==> flow/design.v <==
module cache(
    clk,
    proc_reset,
    proc_read,
    proc_write,
    proc_addr,
    proc_wdata,
    proc_stall,
    proc_rdata,
    mem_read,
    mem_write,
    mem_addr,
    mem_rdata,
    mem_wdata,
    mem_ready
);
    input          clk;
    input          proc_reset;
    input          proc_read, proc_write;
    input   [29:0] proc_addr;
    input   [31:0] proc_wdata;
    output 	reg        proc_stall;
    output  reg [31:0] proc_rdata;
    input  [127:0] mem_rdata;
    input          mem_ready;
    output   reg    mem_read, mem_write;
    output reg [27:0] mem_addr;
    output reg [127:0] mem_wdata;
    wire [1:0]read_and_write;
	assign read_and_write = {proc_read , proc_write};
	reg [127:0]block_0, block_1, block_2, block_3, block_4, block_5, block_6, block_7,block;
	reg [127:0]block_next_0, block_next_1, block_next_2, block_next_3, block_next_4, block_next_5, block_next_6, block_next_7, block_next;
	reg [7:0]dirty;
	reg [7:0]dirty_next;
	reg [7:0]valid;
	reg [7:0]valid_next;
	reg [24:0]tag_0, tag_1, tag_2, tag_3, tag_4, tag_5, tag_6, tag_7;
	reg [24:0]tag_next_0, tag_next_1, tag_next_2, tag_next_3, tag_next_4, tag_next_5, tag_next_6, tag_next_7;
	reg [31:0] block_to_read;
	reg [127:0]block_to_write;
	reg [24:0]tag;
	reg [1:0]block_offset;
	reg dirty_now;
	reg valid_now;
	reg [31:0] proc_wdata_place;
	reg [1:0] state, next_state;						 
	reg hit, stall;
	always@(*)							 
	begin
		case (proc_addr[4:2])
			3'b000:
				begin
					tag = tag_0;
					dirty_now = dirty[0];
					valid_now = valid[0];
					block = block_0;
				end
			3'b001:
				begin
					tag = tag_1;
					dirty_now = dirty[1];
					valid_now = valid[1];
					block = block_1;
				end
			3'b010:
				begin
					tag = tag_2;
					dirty_now = dirty[2];
					valid_now = valid[2];
					block = block_2;
				end
			3'b011:
				begin
					tag = tag_3;
					dirty_now = dirty[3];
					valid_now = valid[3];
					block = block_3;
				end
			3'b100:
				begin
					tag = tag_4;
					dirty_now = dirty[4];
					valid_now = valid[4];
					block = block_4;
				end
			3'b101:
				begin
					tag = tag_5;
					dirty_now = dirty[5];
					valid_now = valid[5];
					block = block_5;
				end
			3'b110:
				begin
					tag = tag_6;
					dirty_now = dirty[6];
					valid_now = valid[6];
					block = block_6;
				end
			3'b111:
				begin
					tag = tag_7;
					dirty_now = dirty[7];
					valid_now = valid[7];
					block = block_7;
				end
		endcase
	end
	always@(*)					 
	begin
		if (proc_read)
		begin
		case(proc_addr[1:0])
			2'b00:
				begin
					block_to_read = block[31:0];
				end
			2'b01:
				begin
					block_to_read = block[63:32];
				end
			2'b10:
				begin
					block_to_read = block[95:64];
				end
			2'b11:
				begin
					block_to_read = block[127:96];
				end
			endcase
		end
		else
		begin
			block_to_read = 32'b0;
		end
	end
	always@(*)					 
	begin
		if (proc_write)
		begin
			case (proc_addr[1:0])
			2'b00:
				begin
					block_to_write = {block[127:32], proc_wdata};
				end
			2'b01:
				begin
					block_to_write = {block[127:64], proc_wdata, block[31:0]};
				end
			2'b10:
				begin
					block_to_write = {block[127:96], proc_wdata, block[63:0]};
				end
			2'b11:
				begin
					block_to_write = {proc_wdata , block[95:0]};
				end
			endcase
		end
		else
		begin
			block_to_write = 128'd0;
		end
	end
	always@(*)					 
	begin
		if (valid_now && ~state[1] && ~state[0] && (proc_addr[29:5] == tag ))
			begin
				hit = 1'b1;
				stall = 1'b0;
			end
		else
			begin
				hit = 1'b0;
				stall = 1'b1;
			end
	end
	always@(*)					 
	begin
		case (state)
			2'b00:				 
				begin
					tag_next_0 = tag_0;
					tag_next_1 = tag_1;
					tag_next_2 = tag_2;
					tag_next_3 = tag_3;
					tag_next_4 = tag_4;
					tag_next_5 = tag_5;
					tag_next_6 = tag_6;
					tag_next_7 = tag_7;
					if (proc_write && hit)
						begin
							case(proc_addr[4:2])
								3'b000:
									begin
										valid_next = valid;
										dirty_next = dirty;
										valid_next[0] = 1'b1;
										dirty_next[0] = 1'b1;
										block_next_0 = block_to_write;
										block_next_1 = block_1;
										block_next_2 = block_2;
										block_next_3 = block_3;
										block_next_4 = block_4;
										block_next_5 = block_5;
										block_next_6 = block_6;
										block_next_7 = block_7;
									end
								3'b001:
									begin
										valid_next = valid;
										dirty_next = dirty;
										valid_next[1] = 1'b1;
										dirty_next[1] = 1'b1;
										block_next_0 = block_0;
										block_next_1 = block_to_write;
										block_next_2 = block_2;
										block_next_3 = block_3;
										block_next_4 = block_4;
										block_next_5 = block_5;
										block_next_6 = block_6;
										block_next_7 = block_7;
									end
								3'b010:
									begin
										valid_next = valid;
										dirty_next = dirty;
										valid_next[2] = 1'b1;
										dirty_next[2] = 1'b1;
										block_next_0 = block_0;
										block_next_1 = block_1;
										block_next_2 = block_to_write;
										block_next_3 = block_3;
										block_next_4 = block_4;
										block_next_5 = block_5;
										block_next_6 = block_6;
										block_next_7 = block_7;
									end
								3'b011:
									begin
										valid_next = valid;
										dirty_next = dirty;
										valid_next[3] = 1'b1;
										dirty_next[3] = 1'b1;
										block_next_0 = block_0;
										block_next_1 = block_1;
										block_next_2 = block_2;
										block_next_3 = block_to_write;
										block_next_4 = block_4;
										block_next_5 = block_5;
										block_next_6 = block_6;
										block_next_7 = block_7;
									end
								3'b100:
									begin
										valid_next = valid;
										dirty_next = dirty;
										valid_next[4] = 1'b1;
										dirty_next[4] = 1'b1;
										block_next_0 = block_0;
										block_next_1 = block_1;
										block_next_2 = block_2;
										block_next_3 = block_3;
										block_next_4 = block_to_write;
										block_next_5 = block_5;
										block_next_6 = block_6;
										block_next_7 = block_7;
									end
								3'b101:
									begin
										valid_next = valid;
										dirty_next = dirty;
										valid_next[5] = 1'b1;
										dirty_next[5] = 1'b1;
										block_next_0 = block_0;
										block_next_1 = block_1;
										block_next_2 = block_2;
										block_next_3 = block_3;
										block_next_4 = block_4;
										block_next_5 = block_to_write;
										block_next_6 = block_6;
										block_next_7 = block_7;
									end
								3'b110:
									begin
										valid_next = valid;
										dirty_next = dirty;
										valid_next[6] = 1'b1;
										dirty_next[6] = 1'b1;
										block_next_0 = block_0;
										block_next_1 = block_1;
										block_next_2 = block_2;
										block_next_3 = block_3;
										block_next_4 = block_4;
										block_next_5 = block_5;
										block_next_6 = block_to_write;
										block_next_7 = block_7;
									end
								3'b111:
									begin
										valid_next = valid;
										dirty_next = dirty;
										valid_next[7] = 1'b1;
										dirty_next[7] = 1'b1;
										block_next_0 = block_0;
										block_next_1 = block_1;
										block_next_2 = block_2;
										block_next_3 = block_3;
										block_next_4 = block_4;
										block_next_5 = block_5;
										block_next_6 = block_6;
										block_next_7 = block_to_write;
									end
								endcase
						end
					else
						begin
							valid_next = valid;
							dirty_next = dirty;
							block_next_0 = block_0;
							block_next_1 = block_1;
							block_next_2 = block_2;
							block_next_3 = block_3;
							block_next_4 = block_4;
							block_next_5 = block_5;
							block_next_6 = block_6;
							block_next_7 = block_7;
						end
				end
			2'b01:					 
				begin
					valid_next = valid;
					dirty_next = dirty;				
					tag_next_0 = tag_0;
					tag_next_1 = tag_1;
					tag_next_2 = tag_2;
					tag_next_3 = tag_3;
					tag_next_4 = tag_4;
					tag_next_5 = tag_5;
					tag_next_6 = tag_6;
					tag_next_7 = tag_7;
					block_next_0 = block_0;
					block_next_1 = block_1;
					block_next_2 = block_2;
					block_next_3 = block_3;
					block_next_4 = block_4;
					block_next_5 = block_5;
					block_next_6 = block_6;
					block_next_7 = block_7;
				end
			2'b10:			 
				begin
					case (proc_addr[4:2])
						3'b000:
							begin
							valid_next = valid;
							dirty_next = dirty;
							valid_next[0] = 1'b1;
							dirty_next[0] = 1'b0;
							tag_next_0 = proc_addr[29:5];
							tag_next_1 = tag_1;
							tag_next_2 = tag_2;
							tag_next_3 = tag_3;
							tag_next_4 = tag_4;
							tag_next_5 = tag_5;
							tag_next_6 = tag_6;
							tag_next_7 = tag_7;
							block_next_0 = mem_rdata;
							block_next_1 = block_1;
							block_next_2 = block_2;
							block_next_3 = block_3;
							block_next_4 = block_4;
							block_next_5 = block_5;
							block_next_6 = block_6;
							block_next_7 = block_7;
							end
						3'b001:
							begin
							valid_next = valid;
							dirty_next = dirty;
							valid_next[1] = 1'b1;
							dirty_next[1] = 1'b0;
							tag_next_0 = tag_0;
							tag_next_1 = proc_addr[29:5];
							tag_next_2 = tag_2;
							tag_next_3 = tag_3;
							tag_next_4 = tag_4;
							tag_next_5 = tag_5;
							tag_next_6 = tag_6;
							tag_next_7 = tag_7;
							block_next_0 = block_0;
							block_next_1 = mem_rdata;
							block_next_2 = block_2;
							block_next_3 = block_3;
							block_next_4 = block_4;
							block_next_5 = block_5;
							block_next_6 = block_6;
							block_next_7 = block_7;	
							end
						3'b010:
							begin
							valid_next = valid;
							dirty_next = dirty;
							valid_next[2] = 1'b1;
							dirty_next[2] = 1'b0;
							tag_next_0 = tag_0;
							tag_next_1 = tag_1;
							tag_next_2 = proc_addr[29:5];
							tag_next_3 = tag_3;
							tag_next_4 = tag_4;
							tag_next_5 = tag_5;
							tag_next_6 = tag_6;
							tag_next_7 = tag_7;
							block_next_0 = block_0;
							block_next_1 = block_1;
							block_next_2 = mem_rdata;
							block_next_3 = block_3;
							block_next_4 = block_4;
							block_next_5 = block_5;
							block_next_6 = block_6;
							block_next_7 = block_7;	
							end
						3'b011:
							begin
							valid_next = valid;
							dirty_next = dirty;
							valid_next[3] = 1'b1;
							dirty_next[3] = 1'b0;
							tag_next_0 = tag_0;
							tag_next_1 = tag_1;
							tag_next_2 = tag_2;
							tag_next_3 = proc_addr[29:5];
							tag_next_4 = tag_4;
							tag_next_5 = tag_5;
							tag_next_6 = tag_6;
							tag_next_7 = tag_7;
							block_next_0 = block_0;
							block_next_1 = block_1;
							block_next_2 = block_2;
							block_next_3 = mem_rdata;
							block_next_4 = block_4;
							block_next_5 = block_5;
							block_next_6 = block_6;
							block_next_7 = block_7;	
							end
						3'b100:
							begin
							valid_next = valid;
							dirty_next = dirty;
							valid_next[4] = 1'b1;
							dirty_next[4] = 1'b0;
							tag_next_0 = tag_0;
							tag_next_1 = tag_1;
							tag_next_2 = tag_2;
							tag_next_3 = tag_3;
							tag_next_4 = proc_addr[29:5];
							tag_next_5 = tag_5;
							tag_next_6 = tag_6;
							tag_next_7 = tag_7;
							block_next_0 = block_0;
							block_next_1 = block_1;
							block_next_2 = block_2;
							block_next_3 = block_3;
							block_next_4 = mem_rdata;
							block_next_5 = block_5;
							block_next_6 = block_6;
							block_next_7 = block_7;	
							end
						3'b101:
							begin
							valid_next = valid;
							dirty_next = dirty;
							valid_next[5] = 1'b1;
							dirty_next[5] = 1'b0;
							tag_next_0 = tag_0;
							tag_next_1 = tag_1;
							tag_next_2 = tag_2;
							tag_next_3 = tag_3;
							tag_next_4 = tag_4;
							tag_next_5 = proc_addr[29:5];
							tag_next_6 = tag_6;
							tag_next_7 = tag_7;
							block_next_0 = block_0;
							block_next_1 = block_1;
							block_next_2 = block_2;
							block_next_3 = block_3;
							block_next_4 = block_4;
							block_next_5 = mem_rdata;
							block_next_6 = block_6;
							block_next_7 = block_7;	
							end
						3'b110:
							begin
							valid_next = valid;
							dirty_next = dirty;
							valid_next[6] = 1'b1;
							dirty_next[6] = 1'b0;
							tag_next_0 = tag_0;
							tag_next_1 = tag_1;
							tag_next_2 = tag_2;
							tag_next_3 = tag_3;
							tag_next_4 = tag_4;
							tag_next_5 = tag_5;
							tag_next_6 = proc_addr[29:5];
							tag_next_7 = tag_7;
							block_next_0 = block_0;
							block_next_1 = block_1;
							block_next_2 = block_2;
							block_next_3 = block_3;
							block_next_4 = block_4;
							block_next_5 = block_5;
							block_next_6 = mem_rdata;
							block_next_7 = block_7;	
							end
						3'b111:
							begin
							valid_next = valid;
							dirty_next = dirty;
							valid_next[7] = 1'b1;
							dirty_next[7] = 1'b0;
							tag_next_0 = tag_0;
							tag_next_1 = tag_1;
							tag_next_2 = tag_2;
							tag_next_3 = tag_3;
							tag_next_4 = tag_4;
							tag_next_5 = tag_5;
							tag_next_6 = tag_6;
							tag_next_7 = proc_addr[29:5];
							block_next_0 = block_0;
							block_next_1 = block_1;
							block_next_2 = block_2;
							block_next_3 = block_3;
							block_next_4 = block_4;
							block_next_5 = block_5;
							block_next_6 = block_6;
							block_next_7 = mem_rdata;					
							end
					endcase
				end
			2'b11:					 
				begin
					valid_next = valid;
					dirty_next = dirty;				
					tag_next_0 = tag_0;
					tag_next_1 = tag_1;
					tag_next_2 = tag_2;
					tag_next_3 = tag_3;
					tag_next_4 = tag_4;
					tag_next_5 = tag_5;
					tag_next_6 = tag_6;
					tag_next_7 = tag_7;
					block_next_0 = block_0;
					block_next_1 = block_1;
					block_next_2 = block_2;
					block_next_3 = block_3;
					block_next_4 = block_4;
					block_next_5 = block_5;
					block_next_6 = block_6;
					block_next_7 = block_7;
				end
			endcase	
	end
	always@(*)					 
	begin
		case(state)
			2'b00:				 
				begin
					proc_stall = stall;
					mem_read = 1'b0;
					mem_write= 1'b0;
					mem_addr = 28'b0;
					mem_wdata= 128'b0;
					if (proc_read && hit)
						begin
							proc_rdata = block_to_read;
						end
					else
						begin
							proc_rdata = 32'b0;
						end
				end
			2'b01:				 
				begin
					proc_stall = 1'b1;
					proc_rdata = 32'b0;
					mem_read = 1'b0;
					mem_write= 1'b1;
					mem_addr = {tag , proc_addr[4:2]};
					mem_wdata= block;
				end
			2'b10:				 
				begin
					proc_stall = 1'b1;
					proc_rdata = 32'b0;
					mem_read = 1'b1;
					mem_write= 1'b0;
					mem_addr = proc_addr[29:2];					
					mem_wdata=128'b0;
				end
			2'b11:
				begin
					proc_stall = 1'b1;
					proc_rdata = 32'b0;
					mem_read = 1'b1;
					mem_write= 1'b0;
					mem_addr = proc_addr[29:2];					
					mem_wdata=128'b0;
				end
		endcase
	end
	always@(*)						 
	begin
		case(state)
			2'b00:					 
				begin
					if (hit)
						begin
							next_state = 2'b00;
						end
					else if (dirty_now)
						begin
							next_state = 2'b01;
						end
					else
						begin
							next_state = 2'b10;
						end
				end
			2'b01:					 
				begin
					if (mem_ready)
						begin
						next_state = 2'b10;
						end
					else
						begin
						next_state = 2'b01;
						end
				end
			2'b10:					 
				begin
					if (mem_ready)
						begin
							next_state = 2'b00;
						end
					else
						begin
							next_state = 2'b10;
						end
				end
			2'b11:
				begin
					next_state = 2'b11;
				end
			endcase
	end
always@( posedge clk or posedge proc_reset ) begin
    if( proc_reset ) begin
			state <= 2'b00;
			block_0 <= 128'b0;
			block_1 <= 128'b0;
			block_2 <= 128'b0;
			block_3 <= 128'b0;
			block_4 <= 128'b0;
			block_5 <= 128'b0;
			block_6 <= 128'b0;
			block_7 <= 128'b0;
			valid <= 8'd0;
			dirty <= 8'd0;
			tag_0 <= 25'd0;
			tag_1 <= 25'd0;
			tag_2 <= 25'd0;
			tag_3 <= 25'd0;
			tag_4 <= 25'd0;
			tag_5 <= 25'd0;
			tag_6 <= 25'd0;
			tag_7 <= 25'd0;
    end
    else begin
		valid <= valid_next;
		dirty <= dirty_next;
		tag_0 <= tag_next_0;
		tag_1 <= tag_next_1;
		tag_2 <= tag_next_2;
		tag_3 <= tag_next_3;
		tag_4 <= tag_next_4;
		tag_5 <= tag_next_5;
		tag_6 <= tag_next_6;
		tag_7 <= tag_next_7;
		state <= next_state;
		block_0 <= block_next_0;
		block_1 <= block_next_1;
		block_2 <= block_next_2;
		block_3 <= block_next_3;
		block_4 <= block_next_4;
		block_5 <= block_next_5;
		block_6 <= block_next_6;
		block_7 <= block_next_7;
    end
end
endmodule
# == Step by step through the tools: cache ==
# The steps from the RTL of cache to its reports follow in flow order.
# Lines are those of the file above, counted from 1.
# Operators carry their Yosys type and port widths (W data, S select, Z words).
# Library cell names are shortened.
# A cell with - has no value.
# inputs
top_module,cache
clock_port,clk
library,sky130hd
pvt_corner,tt_025C_1v80

# == Word-level counts ==
# Yosys after proc, flatten, opt, wreduce and memory -nomap, before mapping. Memory bits, and registers merged into a memory's read port (data or address), are not among the register bits. Print and check cells are not counted. Equal cells are merged and count once.
# word_totals
reg_bits,1242
in_bits,195
out_inout_bits,191
# op_classes
equal,31
mux,98
n_logic,4
reduce_logical,39
# ops
op,n
$mux W128,25
$pmux W128 S2,9
$pmux W128 S8,1
$pmux W128 S4,1
$mux W25,16
$pmux W25 S8,1
$pmux W32 S4,1
$pmux W28 S3,1
$pmux W32 S2,1
$mux W32,2
$reduce_or A7 Y1,8
$ne A2 B2 Y1 const B,17
$reduce_and A4 Y1,8
$pmux W8 S2,2
$eq A25 B25 Y1,1
$pmux W1 S2,11
$reduce_and A2 Y1,9
$mux W1,18
$pmux W1 S8,2
$mux W8,2
$eq A3 B3 Y1 const B,4
$reduce_or A3 Y1,3
$eq A2 B2 Y1 const B,4
$pmux W2 S4,1
$mux W2,4
$reduce_or A2 Y1,3
$eq A3 B2 Y1 const B,2
$logic_and A1 B1 Y1,5
# Other operator kinds: 5; their cells: 10.

# == Longest topological paths ==
# Yosys ltp: most cells in a row. Word level: on the elaborated netlist, between registers, memories and ports. Mapped: between sequential cells and ports; inverters and the memories' decode and read muxes count.
# depth
ltp_word,9
abc_area,0
mapped_depth,15
mapped_depth_nobuf,9

# == Netlist ==
# Source: synth_stat.txt of the flow (Yosys; design flattened, memories mapped). It holds for the ABC_AREA given above (unset counts as 0); a run with the other value may have another netlist.
# Totals and module areas in this step are rounded.
# types
cell,n
dfrtp_1,1242
mux2_2,943
mux2_1,316
mux2i_1,202
o21ai_0,343
nor2_1,355
a21oi_1,246
mux4_2,48
nand2_1,256
o22ai_1,130
clkbuf_1,216
buf_4,76
a221oi_1,64
nor3_1,86
nor2b_1,64
a22o_1,40
buf_2,70
buf_6,30
# Not listed: further types 52, cells in them 347.
# synth_totals
cell_count,5074
yosys_area_um2,60780
seqArea_um2,31080
ff_cells,1242
buf_cells,431

# == Path before layout ==
# Source: OpenSTA report_checks on the synthesized netlist (no wires, ideal clock, input and output delay 20% of the period each), path of least setup slack; recovery checks are left aside. Register names are those of the netlist, which keeps one name where synthesis merged equal registers.
# synth_timing
path_type,input to output
startpoint,input proc_addr[4]
endpoint,output proc_rdata[11]
period_ns,10.0
t_arrival_ns,4.541
path_slack_ns,3.459
path_delay_ns,2.541
stages,12
synth_period_reached_ns,6.541
# "path_delay_ns" is the arrival time less input delay plus setup time.
# A path that ends at an output port has no setup time.
# "stages" counts driving pins, that of a launching flip-flop among them; a cell with two outputs on the path counts twice.
# "synth_period_reached_ns" = period - worst setup slack (recovery checks aside). The figure is calculated, with input and output delays left at 20% of the set period.
# The rows between start and end are the longest chain of elaborated cells between them; the timing report does not say that the signal goes this way. Where chains are equally long, one stands for them.
# Each line given opens the expression or statement behind the cell; cells for indexed reads and writes are added by Yosys, which also makes memories of some case tables.
# synth_via
cell_sequence,buf_4 > or3_1 > buf_2 > buf_2 > o22ai_1 > xor2_1 > nand4_1 > nor4_2 > and4_1 > nand3_1 > clkbuf_1 > a211oi_1
elab_chain_len,9
cells_between,21
cone_classes,8 x eq/ne; 8 x mux; 5 x reduce/logical
# synth_lines
element,line_no,text
start: declaration,20,input   [29:0] proc_addr;
$eq A3 B3 Y1,50,case (proc_addr[4:2])
$pmux W1 S8,50,
$logic_and A1 B1 Y1 (3 in a row),167,if (valid_now && ~state[1] && ~state[0] && (proc_addr[29:5] == tag ))
$mux W1,167,
$logic_and A1 B1 Y1,573,if (proc_read && hit)
$mux W32,573,
$pmux W32 S2,565,case(state)
end: declaration,23,output  reg [31:0] proc_rdata;

# == Timing after layout ==
# Path of least setup slack in the final report of run 1 (OpenROAD, finished layout, wires in). Where an end is a register, its clock arrival counts in the times.
# layout_timing
path_type,input to output
startpoint,input proc_addr[2]
endpoint,output proc_rdata[19]
period_ns,14.1
t_arrival_ns,9.90
path_slack_ns,1.38
stages,14
# The rows between start and end are the longest chain of elaborated cells between them; the timing report does not say that the signal goes this way. Where chains are equally long, one stands for them.
# layout_via
cell_sequence,clkdlybuf4s50_1 > buf_4 > buf_4 > buf_2 > buf_2 > buf_2 > buf_4 > buf_2 > buf_4 > a21oi_1 > nor2_1 > a21oi_1 > a211oi_1 > clkdlybuf4s50_1
elab_chain_len,9
cells_between,21
cone_classes,8 x eq/ne; 8 x mux; 5 x reduce/logical
# layout_lines
element,line_no,text
start: declaration,20,input   [29:0] proc_addr;
$eq A3 B3 Y1,50,case (proc_addr[4:2])
$pmux W1 S8,50,
$logic_and A1 B1 Y1 (3 in a row),167,if (valid_now && ~state[1] && ~state[0] && (proc_addr[29:5] == tag ))
$mux W1,167,
$logic_and A1 B1 Y1,573,if (proc_read && hit)
$mux W32,573,
$pmux W32 S2,565,case(state)
end: declaration,23,output  reg [31:0] proc_rdata;

# Flow measurements of cache on sky130hd: 4 stored runs with different settings, listed in no order. Input and output delays are each 20% of the period that was set; the output load is 0.01 pF.
# "clock_period_reached_ns" means the clock period less the worst setup slack. The figure is calculated, with input and output delays left at 20% of the set period.
# "critical_path_time_ns" means the part of the period allowed to the worst setup path (the constraints hold back 20% at inputs and 20% at outputs) less its slack; where the path has registers, the arrival times of their clocks count too.
# "power_total_mw" is the tool's figure for a default switching activity; nothing was simulated.
# Values from the reports are rounded here.
# A setting shown as - is not set for that run.
setting or result,run 1,run 2,run 3,run 4
CAP_MARGIN,30,20,20,25
CELL_PAD_IN_SITES_DETAIL_PLACEMENT,0,-,-,-
CELL_PAD_IN_SITES_GLOBAL_PLACEMENT,3,-,-,-
CORE_UTILIZATION,26,43,30,63
CTS_CLUSTER_DIAMETER,383,-,-,-
CTS_CLUSTER_SIZE,72,-,-,68
GPL_ROUTABILITY_DRIVEN,0,-,-,-
GPL_TIMING_DRIVEN,0,-,-,-
HOLD_SLACK_MARGIN,0.18,-,-,-
MIN_ROUTING_LAYER,met1,-,-,-
PLACE_DENSITY_LB_ADDON,0.08,-,-,-
SETUP_SLACK_MARGIN,1.59,-,-,0.35
TNS_END_PERCENT,5,-,-,30
period_ns,14.1,8.69,10.0,12.7
CORE_MARGIN,2,2,2,2
SLEW_MARGIN,20,20,20,20
PLACE_DENSITY,-,0.5,0.5,0.67
MAX_ROUTING_LAYER,-,-,-,met5
clock_period_reached_ns,12.723,7.798,8.595,9.969
tns_ns,0.000,0.000,0.000,0.000
finalUtil_pct,31.4,51.0,35.8,73.4
power_total_mw,12.93,23.53,20.58,15.97
dieArea_um2,237700,144400,206200,98980
ys_area_um2,60780,60780,60780,60780
cell_area_final_um2,72930,71300,72110,69970
critical_path_time_ns,7.08,4.32,4.59,4.89
timing.worst_path_kind,input to output,input to output,input to output,input to output
worstSetupSlack_ns,1.377,0.892,1.405,2.731
timing.hold.ws_ns,0.508,0.474,0.470,0.469
